==> flow/design.v <==
`timescale 1ns/1ps
module solution (
    input clk,
    input rst,
    input row_valid,
    input [281:0] row_data,
    output reg [63:0] splitters_hit,
    output reg done
);
    localparam WIDTH = 141;
    localparam HEIGHT = 142;
    localparam ROW_BITS = 282;
    reg [31:0] y;
    reg [WIDTH-1:0] active_mask;
    reg [ROW_BITS-1:0] current_row_data;
    wire [WIDTH-1:0] next_active;
    wire [15:0]      row_hit_count;  
    genvar i;
    wire [WIDTH-1:0] effective_active;
    wire [WIDTH-1:0] is_split;
    wire [WIDTH-1:0] beam_throwing_left;  
    wire [WIDTH-1:0] beam_throwing_right;  
    wire [WIDTH-1:0] beam_passing_down;    
    generate
        for (i=0; i<WIDTH; i=i+1) begin : cells
            wire [1:0] code = current_row_data[2*i+1 : 2*i];
            assign is_split[i] = (code == 2'd1);
            wire is_source = (code == 2'd2);
            assign effective_active[i] = active_mask[i] | is_source;
            assign beam_throwing_left[i]  = effective_active[i] & is_split[i];
            assign beam_throwing_right[i] = effective_active[i] & is_split[i];
            assign beam_passing_down[i]   = effective_active[i] & (~is_split[i]);
        end
    endgenerate
    generate
        for (i=0; i<WIDTH; i=i+1) begin : routing
            wire from_left;
            wire from_right;
            wire from_up;
            if (i == 0) assign from_left = 0;
            else assign from_left = beam_throwing_right[i-1];  
            if (i == WIDTH-1) assign from_right = 0;
            else assign from_right = beam_throwing_left[i+1];  
            assign from_up = beam_passing_down[i];
            assign next_active[i] = from_left | from_right | from_up;
        end
    endgenerate
    reg [15:0] pop_count;
    integer k;
    always @(*) begin
        pop_count = 0;
        for (k=0; k<WIDTH; k=k+1) begin
            if (effective_active[k] && is_split[k]) begin
                pop_count = pop_count + 1;
            end
        end
    end
    always @(posedge clk) begin
        if (rst) begin
            y <= 0;
            active_mask <= 0;
            splitters_hit <= 0;
            done <= 0;
        end else begin
            if (!done && row_valid) begin
                splitters_hit <= splitters_hit + pop_count;
                active_mask <= next_active;
                if (y == HEIGHT - 1) begin
                    done <= 1;
                end else begin
                    y <= y + 1;
                end
            end
        end
    end
    always @(*) begin
        current_row_data = row_data;
    end
endmodule
; Step by step through the tools: solution
; Tool output for the design above, in the order of the flow.
; Lines are those of the file above, counted from 1.
; Operators: Yosys type, input widths -> output width; for muxes data width and select width s.
; Library cell names are shortened.
; A cell with n/a has no value.
[inputs]
top_module = solution
clock = clk
cell_library = sky130hd
lib_corner = tt_025C_1v80

; After elaboration
; Yosys after proc, flatten, opt, wreduce and memory -nomap, before mapping. Enables and synchronous resets that opt folds into registers are not counted as muxes. Memory bits, and registers merged into a memory's read port (data or address), are not among the register bits. Print and check cells are not counted. Equal cells are merged and count once.
[bits]
reg_bits = 238
inputBits = 285
output_inout_bits = 65
elab_cells = 1560
[op_classes]
n_addsub = 142
n_eq = 283
n_mux = 141
logic = 845
reduce_and_logical = 145
[op_table]
columns = op, count
row1 = $add 16x1->16 const B, 140
row2 = $mux 16, 140
row3 = $or 1x1->1, 421
row4 = $and 1x1->1, 282
row5 = $eq 2x1->1 const B, 141
row6 = $eq 2x2->1 const B, 141
row7 = $logic_and 1x1->1, 142
row8 = $not 1->1, 142
row9 = $add 64x16->64, 1
row10 = $add 32x1->32 const B, 1
row11 = $eq 32x8->1 const B, 1
row12 = $reduce_and 2->1, 2
row13 = $logic_not 1->1, 1
row14 = $mux 1, 1

; Longest topological paths
; Longest topological path by Yosys (ltp), each cell counted once; first at word level (registers and memories cut), then after technology mapping (sequential cells cut; the memories' decode and read muxes count).
[logic_depth]
word_depth = 285
ABC_AREA = 0
mapped_depth = 471

; Mapped cells and area
; Yosys stat after the flow's synthesis: flattened, memories mapped to cells. It holds for the ABC_AREA given above (unset counts as 0); a run with the other value may have another netlist.
; The area totals of this step are shown rounded.
[types]
columns = type, count, type_area_um2
row1 = xnor2_1, 893, 7.82E+03
row2 = dfxtp_1, 238, 4764.57
row3 = xor2_1, 421, 3.69E+03
row4 = nor2_1, 958, 3.6E+03
row5 = nand2_1, 850, 3190.56
row6 = xnor3_1, 134, 3.02E+03
row7 = ha_1, 160, 2001.92
row8 = a21oi_1, 326, 1.63E+03
row9 = o21ai_0, 295, 1.48E+03
row10 = nor2b_1, 223, 1.4E+03
row11 = nand3_1, 266, 1.33E+03
row12 = a311oi_1, 136, 1.19E+03
row13 = nand3b_1, 152, 1.14E+03
row14 = nor3_1, 219, 1.1E+03
row15 = inv_1, 290, 1.09E+03
row16 = mux2i_1, 109, 1.09E+03
row17 = nand2b_1, 171, 1.07E+03
row18 = xnor2_2, 62, 1.01E+03
; Other cell types: 133; their cells: 2066.
[mapped]
cells = 7969
yosys_area_um2 = 58000
flip_flops = 238
buf_cells = 229

; Timing after synthesis
; Source: OpenSTA report_checks on the synthesized netlist (no wires, ideal clock, input and output delay 20% of the period each), path of least setup slack; recovery checks are left aside. Register names are those of the netlist, which keeps one name where synthesis merged equal registers.
[synth_path]
path_type = input to register
startpoint = input port row_data[3]
endpoint = register splitters_hit[58]
clock_period_ns = 100.0
input_delay_ns = 20.000
setup_ns = 0.128
launch_ns = 20.000
arrival_ns = 100.190
required_time_ns = 99.872
path_slack_ns = -0.317
delay_ns = 80.318
path_stages = 454
synth_period_reached_ns = 100.317
; "delay_ns" = arrival - input delay + setup time.
; "path_stages" counts driving pins, that of a launching flip-flop among them; a cell with two outputs on the path counts twice.
; "synth_period_reached_ns" = period - worst setup slack (recovery checks aside). The figure is calculated, with input and output delays left at 20% of the set period.
; Between the ends stands the longest chain of elaborated cells between them, by number of cells; it is not shown to be the way that was timed. Of several equally long chains one is given.
; A line is the first line of the expression or statement that the cell stems from. Yosys adds cells for indexed reads and writes and turns some case tables into memories.
[synth_between]
path_cell_list = nand3b_1 -> ha_1 -> inv_1 -> xnor3_2 -> ha_1 -> nor4bb_1 -> a21oi_1 -> ha_1 -> nor4bb_1 -> a21o_1 -> a31oi_1 -> xnor2_1 -> a21oi_1 -> ha_1 -> or4bb_1 -> o311ai_1 -> a22oi_1 -> ha_1 -> (+418 left out) -> nand3b_1 -> nand2_1 -> xor2_1 -> or3_1 -> or3_1 -> a21oi_1 -> xnor3_1 -> ha_1 -> o21ai_0 -> a21oi_1 -> nand4_1 -> nor3_1 -> and3_1 -> clkbuf_1 -> nor2b_1 -> nand4_1 -> xor2_1 -> nor2_1
elab_chain_len = 283
cells_between = 284
[synth_rtl]
columns = element, line_no
row1 = from (decl), 6  ; input [281:0] row_data,
row2 = $eq 2x2->1, 28  ; wire is_source = (code == 2'd2);
row3 = $or 1x1->1, 29  ; assign effective_active[i] = active_mask[i] | is_source;
row4 = $logic_and 1x1->1, 53  ; if (effective_active[k] && is_split[k]) begin
row5 = $mux 16, 53
row6 = $add 16x1->16, 54  ; pop_count = pop_count + 1;
row7 = $mux 16, 53
row8 = $add 16x1->16, 54
row9 = (+269 left out), n/a
row10 = $add 16x1->16, 54
row11 = $mux 16, 53
row12 = $add 16x1->16, 54
row13 = $mux 16, 53
row14 = $add 16x1->16, 54
row15 = $mux 16, 53
row16 = $add 64x16->64, 66  ; splitters_hit <= splitters_hit + pop_count;
row17 = to (assign), 62  ; splitters_hit <= 0;
row18 = to (assign), 66
row19 = to (decl), 7  ; output reg [63:0] splitters_hit,

; Path in the finished layout
; Path of least setup slack in the final report of flow run 3 (OpenROAD, finished layout, wires in). Where an end is a register, its clock arrival counts in the times.
[layout_path]
path_type = input to register
startpoint = input port row_data[1]
endpoint = register splitters_hit[58]
clock_period_ns = 78.8
input_delay_ns = 15.76
setup_ns = 0.13
launch_ns = 15.76
arrival_ns = 90.22
required_time_ns = 79.23
path_slack_ns = -10.99
path_stages = 463
; Between the ends stands the longest chain of elaborated cells between them, by number of cells; it is not shown to be the way that was timed. Of several equally long chains one is given.
[layout_between]
path_cell_list = dlymetal6s2s_1 -> nand3b_1 -> buf_6 -> ha_4 -> xnor2_4 -> xor2_2 -> nand2_1 -> nand2_2 -> ha_4 -> nor4bb_4 -> a21oi_2 -> ha_1 -> nor4bb_4 -> a21o_1 -> a31oi_4 -> xnor2_2 -> a21oi_2 -> ha_1 -> (+427 left out) -> nor2_2 -> xnor2_1 -> nand3b_1 -> or3_4 -> or3_4 -> a21oi_4 -> xnor3_1 -> ha_4 -> o21ai_2 -> buf_12 -> a21oi_4 -> nand4_1 -> nor3_4 -> and3_4 -> nor2b_4 -> nand4_1 -> xor2_1 -> nor2_1
elab_chain_len = 285
cells_between = 286
[layout_rtl]
columns = element, line_no
row1 = from (decl), 6  ; input [281:0] row_data,
row2 = $eq 2x2->1, 28  ; wire is_source = (code == 2'd2);
row3 = $or 1x1->1, 29  ; assign effective_active[i] = active_mask[i] | is_source;
row4 = $logic_and 1x1->1, 53  ; if (effective_active[k] && is_split[k]) begin
row5 = $mux 1, 53
row6 = $add 16x1->16, 54  ; pop_count = pop_count + 1;
row7 = $mux 16, 53
row8 = $add 16x1->16, 54
row9 = (+271 left out), n/a
row10 = $add 16x1->16, 54
row11 = $mux 16, 53
row12 = $add 16x1->16, 54
row13 = $mux 16, 53
row14 = $add 16x1->16, 54
row15 = $mux 16, 53
row16 = $add 64x16->64, 66  ; splitters_hit <= splitters_hit + pop_count;
row17 = to (assign), 62  ; splitters_hit <= 0;
row18 = to (assign), 66
row19 = to (decl), 7  ; output reg [63:0] splitters_hit,

; 3 stored runs of solution in the flow (synthesis by Yosys, layout by OpenROAD, sky130hd cells), in arbitrary order. Constraints: input delay and output delay 20% of the set period each, output load 0.01 pF.
; "period_less_ws_ns" = clock period - worst setup slack. The figure is calculated, with input and output delays left at 20% of the set period.
; "worst_path_time_ns" is the time allowed to the run's worst setup path (the clock period less input and output delay, where it has them) less its slack. Clock arrival times count: a late capture clock shortens it, a late launch clock lengthens it.
; "power_uw" is the tool's figure for a default switching activity; nothing was simulated.
; Results are given in rounded form.

[flow run 1: settings]
CORE_ASPECT_RATIO = 1.1
CORE_UTILIZATION = 71
CTS_CLUSTER_DIAMETER = 78
HOLD_SLACK_MARGIN = 0.22
MIN_ROUTING_LAYER = met2
PLACE_DENSITY = 0.8
TNS_END_PERCENT = 70
period_ns = 95.0
CAP_MARGIN = 20
CORE_MARGIN = 2
SLEW_MARGIN = 20
[flow run 1: results]
outcome = not finished: routing ended with error GRT-0232

[flow run 2: settings]
ABC_AREA = 1
CORE_ASPECT_RATIO = 1.1
CORE_UTILIZATION = 71
CTS_CLUSTER_DIAMETER = 78
CTS_CLUSTER_SIZE = 74
HOLD_SLACK_MARGIN = 0.22
MIN_ROUTING_LAYER = met2
PLACE_DENSITY = 0.8
TNS_END_PERCENT = 70
period_ns = 95.0
CAP_MARGIN = 20
CORE_MARGIN = 2
SLEW_MARGIN = 20
[flow run 2: results]
outcome = not finished: routing ended with error GRT-0232

[flow run 3: settings]
CORE_MARGIN = 8
CORE_UTILIZATION = 49
CTS_CLUSTER_DIAMETER = 384
CTS_CLUSTER_SIZE = 24
PLACE_DENSITY = 0.79
SETUP_SLACK_MARGIN = -2.0
period_ns = 78.8
CAP_MARGIN = 20
SLEW_MARGIN = 20
[flow run 3: results]
timing.hold.ws_ns = 0.49
ws_setup_ns = -11
timing.setup.tns_ns = -650
worst_path_time_ns = 74.03
critical_path_kind = input to register
period_less_ws_ns = 89.788
power_uw = 1300
design.die.area_um2 = 130000
fin_util_frac = 0.65
synth_chip_area_um2 = 58000
cell_area_final_um2 = 77000
